==> flow/design.v <==
module floating_Mult(
    input               clk, 
    input               rst,
    input       [31:0]  OperandA,
    input       [31:0]  OperandB,
    input               in_valid,
    output              zero_exponent,  
    output              Exception,  
    output              NaN,  
    output reg          out_valid,
    output reg  [31:0]  out
);
    reg sign_out;
    reg normalize;  
    reg [7:0] Exponent_out;
    reg [22:0] Mantissa_out;
    reg [23:0] OperandA_reg, OperandB_reg;  
    reg [47:0] Mantissa_product;
    localparam BIAS = 127;
    always @(*) begin
        out = 32'b0;
        out_valid = 1'b0;
        sign_out = 1'b0;
        normalize = 1'b0;
        Exponent_out = 8'b0;
        Mantissa_out = 23'b0;
        OperandA_reg = 24'b0;
        OperandB_reg = 24'b0;
        Mantissa_product = 48'b0;
        if(~rst) begin
            out = 32'b0;
            out_valid = 1'b0;
        end
        else if(in_valid) begin 
            sign_out = OperandA[31] ^ OperandB[31];
       		OperandA_reg = (|OperandA[30:23]) ? {1'b1, OperandA[22:0]} : {1'b0, OperandA[22:0]};
            OperandB_reg = (|OperandB[30:23]) ? {1'b1, OperandB[22:0]} : {1'b0, OperandB[22:0]};
            Mantissa_product = OperandA_reg * OperandB_reg;
            normalize = Mantissa_product[47];  
            if(~normalize && ~zero_exponent) begin
      			Mantissa_product = Mantissa_product << 1 ;
      			Mantissa_out = Mantissa_product[46:24] + Mantissa_product[23] ;  
      			normalize = Mantissa_product[47];
      			Exponent_out = (OperandA[30:23] + OperandB[30:23] - BIAS);
    		end
  			else begin
  				Mantissa_out = Mantissa_product [46:24];  
  				Exponent_out = (OperandA[30:23] + OperandB[30:23] - BIAS) + normalize;
  			end
            if (zero_exponent) begin
                out = 32'b0;
                out_valid = 1'b1;
            end
            else if(NaN) begin
                out = {sign_out,8'b1111_1111, 23'b111_1111_1111_1111_1111_1111};
                out_valid = 1'b1;
            end
            else if(Exception) begin
                out = {sign_out,8'b1111_1111,23'b0};
                out_valid = 1'b1;
            end
            else if (normalize) begin
                out = {sign_out, Exponent_out, Mantissa_out};
                out_valid = 1'b1;
            end
        end
        else begin  
            out = 32'b0;
            out_valid = 1'b0;
        end
    end
    assign Exception = ( ( (&OperandA[30:23]) && (OperandA[22:0] == 0) )   || ( (&OperandB[30:23]) && (OperandB[22:0] == 0) ) ) ? 1'b1 : 1'b0;
    assign zero_exponent = ((OperandA[30:23] == 0) | (OperandB[30:23] == 0)) ? 1'b1 : 1'b0;
    assign NaN =( ( (OperandA[30:23] == 8'b1111_1111) && (OperandA [22:0] != 23'b0) ) || ( (OperandB[30:23] == 8'b1111_1111) && (OperandB [22:0] != 23'b0) ) ) ? 1 : 0; 
endmodule
module Adder(
    input               clk,
    input               rst,
    input       [31:0]  OperandA,
    input       [31:0]  OperandB,
    input               in_valid,
    output              Exception,  
    output              zero_exponent,
    output              NaN,
    output reg out_valid,
output reg [31:0] out
    );
reg signA;
reg [23:0] mantissaA;
reg [7:0] expA;
reg signB;
reg [23:0] mantissaB;
reg [7:0] expB, expB_new;
reg [24:0] mantissa_sum;
reg [23:0] mantissaB_shift;
reg sign_out;
reg [7:0] exp_out;
reg [22:0] mantissa_out;
reg [8:0] Diff_exponent;  
integer norm_i;
always @(*) begin
    out = 32'b0;
    out_valid = 1'b0;
    expB_new = 8'b0;
    mantissa_sum = 25'b0;
    mantissaB_shift = 24'b0;
    sign_out = 1'b0;
    exp_out = 8'b0;
    mantissa_out = 23'b0;
    Diff_exponent = 9'b0;
    signA = OperandA [31];
    expA = OperandA [30:23];
    mantissaA = (|OperandA[30:23]) ? {1'b1, OperandA[22:0]} : {1'b0, OperandA[22:0]};
    signB = OperandB [31];
    expB = OperandB [30:23];
    mantissaB = (|OperandB[30:23]) ? {1'b1, OperandB[22:0]} : {1'b0, OperandB[22:0]};
    if (~rst) begin
        out = 32'b0;
        out_valid = 1'b0;
    end
    else if(in_valid) begin
       if (expA < expB) begin
            {signA, expA, mantissaA, signB, expB, mantissaB} = {signB, expB, mantissaB, signA, expA, mantissaA};
        end
        Diff_exponent = expA - expB ;
        expB_new = expB + Diff_exponent ;
        mantissaB_shift = (Diff_exponent > 0) ? mantissaB >> Diff_exponent : mantissaB ;
        exp_out = expA;
        if(signA == signB) begin
            mantissa_sum = mantissaA + mantissaB_shift;
            sign_out = signA;
        end
        else begin
        if(mantissaA >= mantissaB_shift) begin
            mantissa_sum = mantissaA - mantissaB_shift;
            sign_out = signA;
        end
        else begin
            mantissa_sum = mantissaB_shift - mantissaA;
            sign_out = signB ;
        end
        end
        if(mantissa_sum[24]) begin
            mantissa_sum = mantissa_sum >> 1;  
            exp_out = exp_out + 1 ;
        end 
        for (norm_i = 0; norm_i < 24; norm_i = norm_i + 1)
            if (~ mantissa_sum[23] & (|mantissa_sum) )
            begin
            mantissa_sum = mantissa_sum << 1;
            exp_out = exp_out - 1;
            end
        mantissa_out = mantissa_sum[22:0];
         if(NaN) begin
            out = {sign_out,8'b1111_1111, 23'b111_1111_1111_1111_1111_1111};
            out_valid = 1'b1;
        end
        else if(Exception) begin
            out = {sign_out,8'b1111_1111,23'b0};
            out_valid = 1'b1;
        end
        else begin
            out = {sign_out, exp_out, mantissa_out};
            out_valid = 1'b1;
        end
    end
    else begin
        out_valid = 1'b0;
    end
end
assign NaN =( ( (OperandA[30:23] == 8'b1111_1111) && (OperandA [22:0] != 23'b0) ) || ( (OperandB[30:23] == 8'b1111_1111) && (OperandB [22:0] != 23'b0) ) ) ? 1 : 0;
assign Exception = ( ( (&OperandA[30:23]) && (OperandA[22:0] == 0) )   || ( (&OperandB[30:23]) && (OperandB[22:0] == 0) ) ) ? 1'b1 : 1'b0;
endmodule 
module Accumulator(
    input               clk, 
    input               rst,
    input    [31:0]     IN1,
    input               in_valid,
    input [7:0]         kernel_size,
    output reg [31:0]   Accumulator,
    output reg              output_valid
    );
wire [31:0] out;
wire [15:0] counter_tmp;
reg  [15:0] counter ;
assign counter_tmp = kernel_size*kernel_size;
always @(posedge clk or negedge rst) begin
    if(~rst) begin
        Accumulator <= 0;
        output_valid <= 0;
        counter <= 0;
    end
    else if (in_valid) begin
      counter <= counter + 1 ;
        if (counter == counter_tmp-1)
          begin
            counter <= 0;
            output_valid <= 1;
            Accumulator <= (counter == 0) ? IN1 : out;  
          end
        else if (counter == 0)begin
          Accumulator <= IN1;  
          output_valid <= 0;
        end
       else
         begin
        Accumulator <= out;
        output_valid <= 0;
         end
    end
    else begin
      Accumulator <= Accumulator;  
      output_valid <= 0;
      end
end
        Adder add_inst(
            .clk(clk),
            .rst(rst),
            .OperandA(IN1),
            .OperandB(Accumulator),
            .in_valid(in_valid),
            .Exception(),
            .zero_exponent(),
            .NaN(),
            .out_valid(),
            .out(out)
        );
endmodule 
module conv_mac (
    input         clk,
    input         rst,           
    input         in_valid,
    input  [31:0] OperandA,      
    input  [31:0] OperandB,      
    input  [7:0]  kernel_size,
    output        out_valid,
    output [31:0] result
);
wire        acc_en;
wire [31:0] mult_result;
floating_Mult multiplier(
    .clk(clk),
    .rst(rst),
    .OperandA(OperandA),
    .OperandB(OperandB),
    .in_valid(in_valid),
    .zero_exponent(),
    .Exception(),
    .NaN(),
    .out_valid(acc_en),
    .out(mult_result)
);
Accumulator accumulator(
    .clk(clk),
    .rst(rst),
    .IN1(mult_result),
    .in_valid(acc_en),
    .Accumulator(result),
    .output_valid(out_valid),
    .kernel_size(kernel_size)
);
endmodule
* Tool chain data of conv_mac
What the tools print for conv_mac, step after step.
Lines are those of the file above, counted from 1.
Operators carry their Yosys type and port widths (W data, S select, Z words).
Library cell names are shortened.
A cell with - has no value.
- Design top :: conv_mac
- Clock input :: clk
- Standard-cell library :: sky130hd
- Corner :: tt_025C_1v80

* Word level
Source: Yosys, flattened and elaborated, memories not mapped. Widths are those after wreduce. Registers that Yosys merges into a memory's read port (data or address) are not register bits. Print and check cells do not count. Equal cells are merged and count once.
- Add/subtract/negate cells :: 35
- Multipliers :: 2
- Magnitude comparators :: 3
- Equality and inequality tests :: 6
- Shift-type cells :: 1
- Muxes and demuxes :: 204
- Bitwise logic cells :: 52
- Reduce/logical cells :: 56
** Operators with widths (count)
- $mux W25 :: 75
- $mul A24 B24 Y48 :: 1
- $mux W8 :: 80
- $reduce_or A25 Y1 :: 24
- $mux W24 :: 12
- $mux W32 :: 8
- $sub A8 B1 Y8 const B :: 24
- $mul A8 B8 Y16 :: 1
- $logic_not A23 Y1 :: 4
- $reduce_bool A23 Y1 :: 4
- $mux W31 :: 2
- $sub A24 B24 Y25 :: 2
- $mux W23 :: 2
- $eq A16 B32 Y1 :: 1
- $eq A8 B8 Y1 const B :: 4
- $reduce_and A8 Y1 :: 4
- $reduce_or A8 Y1 :: 4
- $not A1 Y1 :: 26
- $add A24 B24 Y25 :: 1
- $and A1 B1 Y1 :: 24
- $ge A24 B24 Y1 :: 1
- $shr A24 B9 Y24 :: 1
- $mux W1 :: 24
- $add A23 B1 Y23 :: 1
- $sub A16 B1 Y17 const B :: 1
- $add A16 B1 Y16 const B :: 1
- $logic_not A16 Y1 :: 1
- $logic_not A8 Y1 :: 2
Not listed: further kinds 13, cells in them 24.
- Flip-flop bits (word level) :: 49

* Longest topological paths
Longest topological path by Yosys (ltp), each cell counted once; first at word level (registers and memories cut), then after technology mapping (sequential cells cut; the memories' decode and read muxes count).
- Word-level depth :: 151
- ABC_AREA :: 0
- Gate-level depth with buffers :: 155

* After synthesis
The flow's flattened synthesis, as Yosys stat reports it; memories are mapped. The netlist is that of the ABC_AREA named above (0 if unset); the other value can give another one.
Totals and module areas in this step are rounded.
- Cell count :: 5809
- Chip area (Yosys) :: 42600 um^2
- Area of sequential cells :: 1230 um^2
- Mapped flip-flops :: 49
** Cells by type
- fa_1 :: count 515, total area 1.03E+04 um^2
- ha_1 :: count 330, total area 4128.96 um^2
- nand2_1 :: count 825, total area 3096.72 um^2
- inv_1 :: count 731, total area 2.74E+03 um^2
- and2_1 :: count 264, total area 1.65E+03 um^2
- a21oi_1 :: count 319, total area 1.6E+03 um^2
- nor2_1 :: count 414, total area 1553.99 um^2
- xnor2_1 :: count 175, total area 1532.72 um^2
- dfrtp_1 :: count 49, total area 1.23E+03 um^2
- o21ai_0 :: count 245, total area 1.23E+03 um^2
- mux2i_1 :: count 118, total area 1.18E+03 um^2
- clkbuf_1 :: count 252, total area 945.907 um^2
- xor2_1 :: count 83, total area 726.947 um^2
- nand3_1 :: count 127, total area 635.61 um^2
- nor3_1 :: count 120, total area 600.576 um^2
- mux2_2 :: count 49, total area 551.779 um^2
- a21o_1 :: count 69, total area 517.997 um^2
- nand4_1 :: count 71, total area 444.176 um^2
Other cell types: 101; their cells: 1053.
The figures by module come from a second, unflattened synthesis with its own total; it is not the netlist above.
- Cell total of the unflattened synthesis :: 5507
- Area (unflattened synthesis) :: 41800 um^2
Each row is one instance without its submodules.
** By module
- floating_Mult :: times used 1, cells 2466, area 20600 um^2, seq. area 0.0 um^2
- Adder :: times used 1, cells 2529, area 16600 um^2, seq. area 0.0 um^2
- Accumulator :: times used 1, cells 512, area 4590 um^2, seq. area 1230 um^2
- conv_mac :: times used 1, cells 0, area 0.0 um^2, seq. area 0.0 um^2

* Path before layout
Path of least setup slack by OpenSTA after synthesis, without wires, with an ideal clock, recovery checks aside; 20% of the period is set as input and as output delay. Where synthesis merged equal registers, the netlist keeps one of their names.
- Path type :: input-to-reg
- Start point :: input port OperandB[3]
- End point :: register accumulator.Accumulator[29]
- Clock period :: 44000 ps
- External input delay :: 8800 ps
- Library setup time :: 127 ps
- Arrival :: 36318 ps
- Required time :: 43873 ps
- Setup slack :: 7555 ps
- Path delay :: 27645 ps
- Driving pins on the path :: 147
- Path buffers :: 14
- Synthesis period reached :: 36445 ps
"path delay" = arrival - input delay + setup time.
"driving pins on the path": output pins that drive a net of the path, with the launching flip-flop's if there is one; two outputs of one cell count as two.
"synthesis period reached" is the clock period less the worst setup slack; recovery checks do not enter. This is arithmetic on one report: input and output delays are still those of the set period (20% each).
The rows between start and end are the longest chain of elaborated cells between them; the timing report does not say that the signal goes this way. Where chains are equally long, one stands for them.
A line is the first line of the expression or statement that the cell stems from. Yosys adds cells for indexed reads and writes and turns some case tables into memories.
A register here has more assigning lines than the two given.
- Cell sequence :: clkbuf_1 clkbuf_1 nand2_1 fa_1 inv_1 fa_1 fa_1 inv_1 fa_1 inv_1 fa_1 inv_1 fa_1 inv_1 fa_1 ha_1 nand4_1 nor2_1 [111 not listed] ha_1 nand3_1 a21bo_2 ha_1 mux2_2 ha_1 mux2_2 ha_1 mux2_2 ha_1 mux2_2 ha_1 nand2_1 nor2_1 nand2_1 a2111oi_0 a211o_1 o21ai_1
- Cells in the longest elaborated chain :: 150
- Elaborated cells between the ends (all ways) :: 321
- Classes of those cells :: 31 x add/sub; 1 x mul; 3 x compare; 2 x eq/ne; 1 x shift; 195 x mux; 49 x logic; 39 x reduce/logical
** Ends and longest elaborated chain, after synthesis
- start, declared :: RTL line 234 : input  [31:0] OperandB,
- $mux W24 :: RTL line 37 : OperandB_reg = (|OperandB[30:23]) ? {1'b1, OperandB[22:0]} : {1'b0, OperandB[22:0]};
- $mul A24 B24 Y48 :: RTL line 38
- $not A1 Y1 :: RTL line 40 : if(~normalize && ~zero_exponent) begin
- $logic_and A1 B1 Y1 :: RTL line 40
- $mux W1 :: RTL line 40
- $mux W1 :: RTL line 34 : else if(in_valid) begin
- $mux W1 :: RTL line 30 : if(~rst) begin
- [136 not listed]
- $not A1 Y1 :: RTL line 148 : if (~ mantissa_sum[23] & (|mantissa_sum) )
- $and A1 B1 Y1 :: RTL line 148
- $mux W8 :: RTL line 148
- $mux W31 :: RTL line 158 : else if(Exception) begin
- $mux W31 :: RTL line 154 : if(NaN) begin
- $mux W32 :: RTL line 117 : if (~rst) begin
- $mux W32 :: RTL line 201 : else if (counter == 0)begin
- end, assigned :: RTL line 199 : Accumulator <= (counter == 0) ? IN1 : out;
- end, assigned :: RTL line 207 : Accumulator <= out;
- end, declared :: RTL line 180 : output reg [31:0]   Accumulator,

* Path in the finished layout
From the final timing report of flow run A: the path of least setup slack in the routed layout; clock arrival at registers is part of the times.
The path's times are printed in steps of 10 ps; the period is the one set.
- Path type :: input-to-reg
- Start point :: input port OperandA[19]
- End point :: register accumulator.Accumulator[29]
- Clock period :: 44000 ps
- External input delay :: 8800 ps
- Library setup time :: 110 ps
- Arrival :: 42110 ps
- Required time :: 44250 ps
- Setup slack :: 2140 ps
- Driving pins on the path :: 125
- Path buffers :: 4
The rows between start and end are the longest chain of elaborated cells between them; the timing report does not say that the signal goes this way. Where chains are equally long, one stands for them.
A register here has more assigning lines than the two given.
- Cell sequence :: clkdlybuf4s50_1 buf_4 and2_1 fa_1 fa_1 fa_1 inv_1 fa_1 inv_1 fa_1 inv_1 fa_1 inv_1 fa_1 ha_1 nand4_1 nor2_1 nand2_1 [89 not listed] ha_1 nand3_1 a21bo_2 ha_1 mux2_2 ha_1 mux2_2 ha_1 mux2_2 ha_1 mux2_2 ha_1 nand2_1 nor2_1 nand2_1 a2111oi_0 a211o_1 o21ai_1
- Cells in the longest elaborated chain :: 150
- Elaborated cells between the ends (all ways) :: 321
- Classes of those cells :: 31 x add/sub; 1 x mul; 3 x compare; 2 x eq/ne; 1 x shift; 195 x mux; 49 x logic; 39 x reduce/logical
** Ends and longest elaborated chain, post-layout
- start, declared :: RTL line 233 : input  [31:0] OperandA,
- $mux W24 :: RTL line 36 : OperandA_reg = (|OperandA[30:23]) ? {1'b1, OperandA[22:0]} : {1'b0, OperandA[22:0]};
- $mul A24 B24 Y48 :: RTL line 38
- $not A1 Y1 :: RTL line 40 : if(~normalize && ~zero_exponent) begin
- $logic_and A1 B1 Y1 :: RTL line 40
- $mux W1 :: RTL line 40
- $mux W1 :: RTL line 34 : else if(in_valid) begin
- $mux W1 :: RTL line 30 : if(~rst) begin
- [136 not listed]
- $not A1 Y1 :: RTL line 148 : if (~ mantissa_sum[23] & (|mantissa_sum) )
- $and A1 B1 Y1 :: RTL line 148
- $mux W8 :: RTL line 148
- $mux W31 :: RTL line 158 : else if(Exception) begin
- $mux W31 :: RTL line 154 : if(NaN) begin
- $mux W32 :: RTL line 117 : if (~rst) begin
- $mux W32 :: RTL line 201 : else if (counter == 0)begin
- end, assigned :: RTL line 199 : Accumulator <= (counter == 0) ? IN1 : out;
- end, assigned :: RTL line 207 : Accumulator <= out;
- end, declared :: RTL line 180 : output reg [31:0]   Accumulator,

Measured results for conv_mac: 3 stored runs of the Yosys and OpenROAD flow on sky130hd. The settings differ; the order carries no meaning. The constraints put input and output delay at 20% of the set period each and load the outputs with 0.01 pF.
Measured values are rounded.

* Flow run A
** Files
==> flow/run.sh <==
#!/bin/bash
# the make line also repeats the synthesis and layout settings of config.mk as NAME=value (left out here)
make -C /OpenROAD-flow-scripts/flow DESIGN_CONFIG=/design/flow/config.mk WORK_HOME=/design/flow/orfs CLKGATE_MAP_FILE= finish
==> flow/config.mk <==
export PLATFORM = sky130hd
export DESIGN_NAME = conv_mac
export DESIGN_NICKNAME = conv_mac
export VERILOG_FILES = /design/flow/design.v
export SDC_FILE = /design/flow/constraint.sdc
export NUM_CORES = 4
export LEC_CHECK = 0
export CAP_MARGIN = 35
export CELL_PAD_IN_SITES_GLOBAL_PLACEMENT = 2
export CORE_MARGIN = 3
export CORE_UTILIZATION = 40
export HOLD_SLACK_MARGIN = 0.18
export SLEW_MARGIN = 20
export TNS_END_PERCENT = 25
==> flow/constraint.sdc <==
create_clock -name core_clock -period 44.0 [get_ports {clk}]
set_input_delay 8.8000 -clock core_clock [delete_from_list [all_inputs] [get_ports {clk}]]
set_output_delay 8.8000 -clock core_clock [all_outputs]
set_load 0.01 [all_outputs]
** Results
- Lowest setup slack :: 2140 ps
- Yosys chip area after synthesis :: 42600 um^2
- Setup TNS :: 0 ps
- Final worst hold slack :: 608 ps
- Standard-cell area after layout :: 46000 um^2
- Area inside the die boundary :: 111000 um^2

* Flow run B
** Files
==> flow/run.sh <==
#!/bin/bash
# the make line also repeats the synthesis and layout settings of config.mk as NAME=value (left out here)
make -C /OpenROAD-flow-scripts/flow DESIGN_CONFIG=/design/flow/config.mk WORK_HOME=/design/flow/orfs CLKGATE_MAP_FILE= finish
==> flow/config.mk <==
export PLATFORM = sky130hd
export DESIGN_NAME = conv_mac
export DESIGN_NICKNAME = conv_mac
export VERILOG_FILES = /design/flow/design.v
export SDC_FILE = /design/flow/constraint.sdc
export NUM_CORES = 4
export LEC_CHECK = 0
export ABC_AREA = 1
export CAP_MARGIN = 35
export CELL_PAD_IN_SITES_GLOBAL_PLACEMENT = 3
export CORE_ASPECT_RATIO = 1.71
export CORE_MARGIN = 10
export CORE_UTILIZATION = 40
export GPL_ROUTABILITY_DRIVEN = 0
export GPL_TIMING_DRIVEN = 1
export PLACE_DENSITY_LB_ADDON = 0.27
export SLEW_MARGIN = 20
export TNS_END_PERCENT = 25
==> flow/constraint.sdc <==
create_clock -name core_clock -period 33.9 [get_ports {clk}]
set_input_delay 6.7800 -clock core_clock [delete_from_list [all_inputs] [get_ports {clk}]]
set_output_delay 6.7800 -clock core_clock [all_outputs]
set_load 0.01 [all_outputs]
** Results
No results, placement failed with FLW-0024.

* Flow run C
** Files
==> flow/run.sh <==
#!/bin/bash
# the make line also repeats the synthesis and layout settings of config.mk as NAME=value (left out here)
make -C /OpenROAD-flow-scripts/flow DESIGN_CONFIG=/design/flow/config.mk WORK_HOME=/design/flow/orfs CLKGATE_MAP_FILE= finish
==> flow/config.mk <==
export PLATFORM = sky130hd
export DESIGN_NAME = conv_mac
export DESIGN_NICKNAME = conv_mac
export VERILOG_FILES = /design/flow/design.v
export SDC_FILE = /design/flow/constraint.sdc
export NUM_CORES = 4
export LEC_CHECK = 0
export ABC_AREA = 1
export CAP_MARGIN = 15
export CELL_PAD_IN_SITES_DETAIL_PLACEMENT = 1
export CELL_PAD_IN_SITES_GLOBAL_PLACEMENT = 2
export CORE_ASPECT_RATIO = 0.73
export CORE_MARGIN = 6
export CORE_UTILIZATION = 21
export CTS_CLUSTER_DIAMETER = 225
export CTS_CLUSTER_SIZE = 20
export MAX_ROUTING_LAYER = met4
export MIN_ROUTING_LAYER = met2
export PLACE_DENSITY_LB_ADDON = 0.24
export SLEW_MARGIN = 20
==> flow/constraint.sdc <==
create_clock -name core_clock -period 74.6 [get_ports {clk}]
set_input_delay 14.9200 -clock core_clock [delete_from_list [all_inputs] [get_ports {clk}]]
set_output_delay 14.9200 -clock core_clock [all_outputs]
set_load 0.01 [all_outputs]
** Results
- Lowest setup slack :: 15700 ps
- Final worst hold slack :: 615 ps
- Area inside the die boundary :: 222000 um^2
- Yosys chip area after synthesis :: 44200 um^2
- Standard-cell area after layout :: 48500 um^2
- Setup TNS :: 0 ps
